==> flow/design.v <==
module convolution_core (
input clk,
input reset,
input [31:0] value0,
input [31:0] value1,
input [31:0] value2,
input [31:0] value3,
input [31:0] value4,
input [31:0] value5,
input [31:0] value6,
input [31:0] value7,
input [31:0] value8,
input caculating_start,
output reg caculating_done,
input res_done,
output reg [31:0] ret
);
	parameter kernel0 = 8'd1;
	parameter kernel1 = 8'd2;
	parameter kernel2 = 8'd3;
	parameter kernel3 = 8'd4;
	parameter kernel4 = 8'd5;
	parameter kernel5 = 8'd6;
	parameter kernel6 = 8'd7;
	parameter kernel7 = 8'd8;
	parameter kernel8 = 8'd9;
	reg [31:0] Add0,Add1,Add2,Add3,Add4,Add5,Add6,Add7,Add8;
	reg [1:0] status;
	reg [31:0] reg_31, reg_32, reg_33;
	always @(posedge clk) begin
		if (reset) begin
			status <= 2'b00;
			ret <= 32'hffffffff;
			caculating_done <= 1'b0;
		end else if (status == 2'b00 && caculating_start) begin
			Add0 <= value0 * kernel0;
			Add1 <= value1 * kernel1;
			Add2 <= value2 * kernel2;
			Add3 <= value3 * kernel3;
			Add4 <= value4 * kernel4;
			Add5 <= value5 * kernel5;
			Add6 <= value6 * kernel6;
			Add7 <= value7 * kernel7;
			Add8 <= value8 * kernel8;
			status <= 1'b01;
		end else if (status == 2'b01 && caculating_start) begin
			reg_31 <= Add0+Add1+Add2;
			reg_32 <= Add3+Add4+Add5;
			reg_33 <= Add6+Add7+Add8;
			status <= 2'b10;
		end else if (status == 2'b10 && caculating_start) begin
			ret <= reg_31 + reg_32 + reg_33;
			status <= 2'b11;  
			caculating_done <= 1'b1;
		end else  if (caculating_start == 1'b0)begin
			caculating_done <= 1'b0;
			status <= 2'b00;
		end
	end 
endmodule
`timescale 1 ps / 1 ps
module chris_slave (
		input  wire [3:0]  avs_s0_address,      
		input  wire        avs_s0_read,         
		output wire [31:0] avs_s0_readdata,     
		input  wire        avs_s0_write,        
		input  wire [31:0] avs_s0_writedata,    
		output wire        avs_s0_waitrequest,  
		input  wire        clock_clk,           
		input  wire        reset_reset,         
		output wire        LEDR                 
	);
	reg [31:0] reg_out;
	assign avs_s0_readdata = reg_out;
   reg			Reg_Status_Read;
   reg			Reg_Status_Write;
	reg 			reg_write_done;
	reg 			reg_read_done;
   reg [31:0] 		reg_value[8:0];
	reg 				led_out;
	reg [31:0] reg_res;
   assign avs_s0_waitrequest = Reg_Status_Read&Reg_Status_Write;
	assign LEDR = led_out;
	reg reg_module_caculation_end;
	reg reg_modue_caculating_start;
	reg reg_module_end;
	reg reg_module_start;
   convolution_core instance_convolution(.clk(clock_clk),
	.reset(reset_reset),
	.value0(reg_value[0]),
	.value1(reg_value[1]),
	.value2(reg_value[2]),
	.value3(reg_value[3]),
	.value4(reg_value[4]),
	.value5(reg_value[5]),
	.value6(reg_value[6]),
	.value7(reg_value[7]),
	.value8(reg_value[8]),
	.caculating_start(reg_modue_caculating_start),
	.caculating_done(reg_module_caculation_end),
	.res_done(reg_module_end),
	.ret(reg_res)
	);
	 reg [3:0] reg_current_status, reg_next_status;
	 parameter IDLE = 4'b0001;
    parameter CALCULATING = 4'b0010;
    parameter WAITTING = 4'b0100;
    parameter FINISH = 4'b1000;
	 always@(posedge clock_clk)
    begin
        if(reset_reset)
            reg_current_status <= IDLE;
        else
            reg_current_status <= reg_next_status;
    end
    always@(reg_current_status or reg_read_done or reg_module_caculation_end or reg_write_done or reset_reset)
    begin
        if(reset_reset)
            reg_next_status = IDLE;
        else
        begin
            case(reg_current_status)
                IDLE:reg_next_status = reg_read_done?CALCULATING:IDLE;
                CALCULATING:reg_next_status = reg_module_caculation_end?WAITTING:CALCULATING;
                WAITTING:reg_next_status = reg_write_done?FINISH:WAITTING;
                FINISH: reg_next_status = IDLE;
                default: reg_next_status = IDLE;
            endcase
        end
    end
	 always@(posedge clock_clk) begin
		if (reset_reset) begin
			led_out <= 1'b0;
			reg_module_start<= 1'b0;
			reg_module_end	<= 1'b0;
			reg_modue_caculating_start <= 1'b0;
		end else begin
		case(reg_current_status)
			IDLE: begin
				reg_module_start<= 1'b0;
				reg_module_end	<= 1'b0;
				reg_modue_caculating_start <= 1'b0;
			end
			CALCULATING: begin
				led_out <= 1'b1;
				reg_module_start <= 1'b1;
				reg_modue_caculating_start <= 1'b1;
			end
			WAITTING:begin
				reg_modue_caculating_start <= 1'b0;
				reg_module_end <= 1'b1;
			end
			FINISH:begin
				reg_module_start <= 1'b0;
				reg_module_end	<= 1'b0;
				reg_modue_caculating_start <= 1'b0;
				led_out <= 1'b0;
			end
			default:begin
			end
		endcase
	 end 
	 end
	always @(posedge clock_clk)
	  if (reset_reset) begin
			Reg_Status_Write <= 1'b1;
			reg_read_done <= 1'b0;
			reg_value[0] <= 32'h00000000;
			reg_value[1] <= 32'h00000000;
			reg_value[2] <= 32'h00000000;
			reg_value[3] <= 32'h00000000;
			reg_value[4] <= 32'h00000000;
			reg_value[5] <= 32'h00000000;
			reg_value[6] <= 32'h00000000;
			reg_value[7] <= 32'h00000000;
			reg_value[8] <= 32'h00000000;			
	  end else if (!avs_s0_waitrequest && avs_s0_write) begin
			case (avs_s0_address[3:0])
				4'b0000: reg_value[0] <= avs_s0_writedata;
				4'b0001: reg_value[1] <= avs_s0_writedata;
				4'b0010: reg_value[2] <= avs_s0_writedata;
				4'b0011: reg_value[3] <= avs_s0_writedata;
				4'b0100: reg_value[4] <= avs_s0_writedata;
				4'b0101: reg_value[5] <= avs_s0_writedata;
				4'b0110: reg_value[6] <= avs_s0_writedata;
				4'b0111: reg_value[7] <= avs_s0_writedata;
				4'b1000:begin
					reg_value[8] <= avs_s0_writedata;
					reg_read_done <= 1'b1;  
				end
			endcase		
			Reg_Status_Write <= 1'b1;
	  end else if (avs_s0_waitrequest && avs_s0_write)begin
			Reg_Status_Write <= 1'b0;
	  end else begin
			if(reg_module_end) begin
				reg_read_done <= 1'b0;
			end 
			Reg_Status_Write <= 1'b1;	
	  end
   always @(posedge clock_clk)
	if (reset_reset) begin
		Reg_Status_Read <= 1'b1;	
		reg_write_done <= 1'b0;
		reg_out <= 32'hffffffff;
	end else if (!avs_s0_waitrequest && avs_s0_read) begin
		Reg_Status_Read <= 1'b1;
		reg_write_done <= 1'b1;	
	end else if(avs_s0_waitrequest && avs_s0_read && reg_current_status == WAITTING) begin
		case (avs_s0_address[3:0])
				4'b0000: reg_out <= reg_value[0];
				4'b0001: reg_out <= reg_value[1];
				4'b0010: reg_out <= reg_value[2];
				4'b0011: reg_out <= reg_value[3];
				4'b0100: reg_out <= reg_value[4];
				4'b0101: reg_out <= reg_value[5];
				4'b0110: reg_out <= reg_value[6];
				4'b0111: reg_out <= reg_value[7];
				4'b1000: reg_out <= reg_value[8];
				4'b1001: reg_out <= reg_res;
			default:reg_out <= 32'hffffffff;
		endcase
		Reg_Status_Read <= 1'b0;	
	end else begin
		Reg_Status_Read <= 1'b1;
		if (reg_module_end) begin
			reg_write_done <= 1'b0;
		end
	end
endmodule
# Step by step through the tools: chris_slave
# Tool output for the design above, in the order of the flow.
# Line numbers count from 1 in the design file above.
# Operators: Yosys type, input widths -> output width; for muxes data width and select width s.
# Library cell names are shortened.
# A cell with -- has no value.
# design
top,chris_slave
clk_port,clock_clk
cell_library,sky130hd
corner,tt_025C_1v80

# Elaborated design
# Source: Yosys, flattened and elaborated. Widths are those after wreduce. Registers that Yosys merges into a memory's read port (data or address) are not register bits. Print and check cells do not count. Equal cells are merged and count once.
# word_totals
regBits,743
inputBits,40
out_inout_bits,34
word_cells,132
# op_classes
addsub,8
mul,5
n_eq,21
muxes,22
logic,5
reduce_logical,37
# ops
operator,n
$pmux 32 s10,1
$add 32x32->32,8
$mul 32x3->32 const B,2
$mul 32x4->32 const B,1
$mul 32x2->31 const B,1
$mul 32x2->32 const B,1
$reduce_and 2->1,12
$eq 4x3->1 const B,5
$reduce_and 3->1,4
$eq 4x2->1 const B,3
$eq 4x4->1 const B,3
$pmux 4 s3,1
$mux 1,11
$reduce_bool 2->1,5
$logic_and 1x1->1,8
$reduce_or 2->1,4
$eq 4x1->1 const B,2
$mux 2,4
$pmux 1 s2,3
$not 1->1,4
$ne 2x1->1 const B,2
$ne 2x2->1 const B,2
$ne 4x1->1 const B,1
$logic_not 4->1,1
$mux 4,1
$ne 3x1->1 const B,1
$reduce_or 3->1,1
$mux 3,1
# Not listed: further kinds 5, cells in them 5.

# Longest topological paths
# Longest topological path by Yosys (ltp), each cell counted once; first at word level (registers and memories cut), then after technology mapping (sequential cells cut; the memories' decode and read muxes count).
# depth
word_depth,5
ABC_AREA,0
depth_mapped,15
ltp_nobuf,15

# After synthesis
# The flow's flattened synthesis, as Yosys stat reports it; memories are mapped. The netlist is that of the ABC_AREA named above (0 if unset); the other value can give another one.
# synth_totals
cell_count,4175
mapped_area_mm2,0.0416925
flip_flops,744
buffers,192
# by_type
cell_type,n
edfxtp_1,377
dfxtp_1,367
ha_1,325
fa_1,156
nand2_1,776
a21oi_1,520
xnor2_1,171
a21o_1,102
a22oi_1,98
clkbuf_1,191
nor2_1,171
o21ai_0,120
nand3_1,119
xor2_1,66
inv_1,83
a222oi_1,31
o21bai_1,38
a211oi_1,36
# Other cell types: 57; their cells: 428.
# By module: a second synthesis without flattening, with its own total; a netlist apart from the flattened one above.
# hier_totals
hier_cells,4241
hier_area_mm2,0.0432903
# Each row is one instance without its submodules.
# by_module
module,instances,n_cells,mod_area_mm2,mod_seq_area_mm2
convolution_core,1,2475,0.0293031,0.0120415
chris_slave,1,1766,0.0139872,0.0066264

# Worst setup path after synthesis
# Path of least setup slack by OpenSTA after synthesis, without wires, with an ideal clock, recovery checks aside; 20% of the period is set as input and as output delay. Where synthesis merged equal registers, the netlist keeps one of their names.
# synth_path
path_type,input-to-reg
startpoint,input reset_reset
endpoint,register instance_convolution.reg_31[0]
period_ns,6.0
input_delay_ns,1.200
setup_ns,0.687
t_first_pin_ns,1.200
arrival_time_ns,8.336
t_required_ns,5.313
path_slack_ns,-3.024
delay_ns,7.823
stages,3
n_path_buf,0
period_less_setup_slack_ns,9.024
# "delay_ns" = arrival - input delay + setup time.
# "stages" counts driving pins, that of a launching flip-flop among them; a cell with two outputs on the path counts twice.
# "period_less_setup_slack_ns" is the clock period less the worst setup slack; recovery checks do not enter. This is arithmetic on one report: input and output delays are still those of the set period (20% each).
# The rows between start and end are the longest chain of elaborated cells between them; the timing report does not say that the signal goes this way. Where chains are equally long, one stands for them.
# A line is the first line of the expression or statement that the cell stems from. Yosys adds cells for indexed reads and writes and turns some case tables into memories.
# synth_between
cell_sequence,inv_1 nand2_1 nor3b_1
elab_chain_cells,2
# synth_rtl
element,line,rtl
"start, declared",70,"input wire reset_reset,"
$not 1->1,--,
$reduce_and 3->1,--,
"end, assigned",47,reg_31 <= Add0+Add1+Add2;
"end, declared",29,"reg [31:0] reg_31, reg_32, reg_33;"

# Path in the finished layout
# From the final timing report of stored run 1: the path of least setup slack in the routed layout; clock arrival at registers is part of the times.
# layout_path
path_type,reg-to-reg
startpoint,register instance_convolution.reg_33[1]
endpoint,register instance_convolution.ret[27]
period_ns,7.0
setup_ns,0.18
t_first_pin_ns,0.69
arrival_time_ns,5.62
t_required_ns,7.52
path_slack_ns,1.90
stages,14
n_path_buf,0
# The rows between start and end are the longest chain of elaborated cells between them; the timing report does not say that the signal goes this way. Where chains are equally long, one stands for them.
# layout_between
cell_sequence,edfxtp_1 fa_1 ha_1 fa_1 a211oi_1 nor2_1 o31ai_1 a311oi_1 o211ai_1 nand2_1 a31oi_1 o21ai_0 xnor2_1 o21ai_0
elab_chain_cells,1
# layout_rtl
element,line,rtl
"start, declared",29,"reg [31:0] reg_31, reg_32, reg_33;"
"start, assigned",49,reg_33 <= Add6+Add7+Add8;
$add 32x32->32,52,ret <= reg_31 + reg_32 + reg_33;
"end, assigned",33,ret <= 32'hffffffff;
"end, assigned",52,
"end, declared",16,output reg [31:0] ret

# chris_slave through Yosys and OpenROAD on sky130hd: 5 stored runs, unordered, with their settings and measured results. The constraints put input and output delay at 20% of the set period each and load the outputs with 0.01 pF.
# "achievedPeriod_ns" = clock period - worst setup slack. The figure is calculated, with input and output delays left at 20% of the set period.
# "worst_path_ns" is the time allowed to the run's worst setup path (the clock period less input and output delay, where it has them) less its slack. Clock arrival times count: a late capture clock shortens it, a late launch clock lengthens it.
# "design_power_w": no workload was simulated; the value follows from the tool's default switching activity.
# A setting shown as - is not set for that run.
# Results: - = not shown.
item,stored run 1,stored run 2,stored run 3,stored run 4,stored run 5
CELL_PAD_IN_SITES_DETAIL_PLACEMENT,2,2,2,-,0
CORE_ASPECT_RATIO,0.71,-,-,-,-
CORE_MARGIN,7,5,5,2,2
CORE_UTILIZATION,35,62,29,40,29
CTS_CLUSTER_DIAMETER,212,190,301,-,190
PLACE_DENSITY,0.66,-,-,-,-
SETUP_SLACK_MARGIN,-0.22,-0.18,0.0,0.45,0.0
TNS_END_PERCENT,15,35,20,-,20
period_ns,7.0,3.36,3.18,4.24,3.18
CAP_MARGIN,20,20,0,20,0
SLEW_MARGIN,20,30,10,20,10
ABC_AREA,-,1,1,-,-
CELL_PAD_IN_SITES_GLOBAL_PLACEMENT,-,1,3,-,-
CTS_CLUSTER_SIZE,-,84,31,-,31
GPL_TIMING_DRIVEN,-,0,0,-,-
MAX_ROUTING_LAYER,-,met5,-,-,-
MIN_ROUTING_LAYER,-,met1,-,-,-
GPL_ROUTABILITY_DRIVEN,-,-,0,-,0
PLACE_DENSITY_LB_ADDON,-,-,0.28,-,-
dieArea_mm2,0.129123,-,0.167322,0.106831,0.146815
synthesis_area_mm2,0.0416925,-,0.0461805,0.0416925,0.0416925
total_negative_slack_ns,0.000,-,-0.712,0.000,-14.230
layout_stdcell_area_mm2,0.0470301,-,0.050586,0.0476244,0.0505522
post_route_util_pct,39.9,-,31.9,46.0,35.3
achievedPeriod_ns,5.099,-,3.321,3.733,3.780
setup_ws_ns,1.901,-,-0.141,0.507,-0.600
worst_path_ns,5.10,-,2.69,3.73,3.78
timing.worst_path_kind,reg-to-reg,-,input-to-reg,reg-to-reg,reg-to-reg
timing.hold.ws_ns,0.421,-,0.326,0.450,0.271
design_power_w,0.009731,-,0.015772,0.01516,0.015163
# Stored run 2: stopped before the end: placement reported DPL-0033
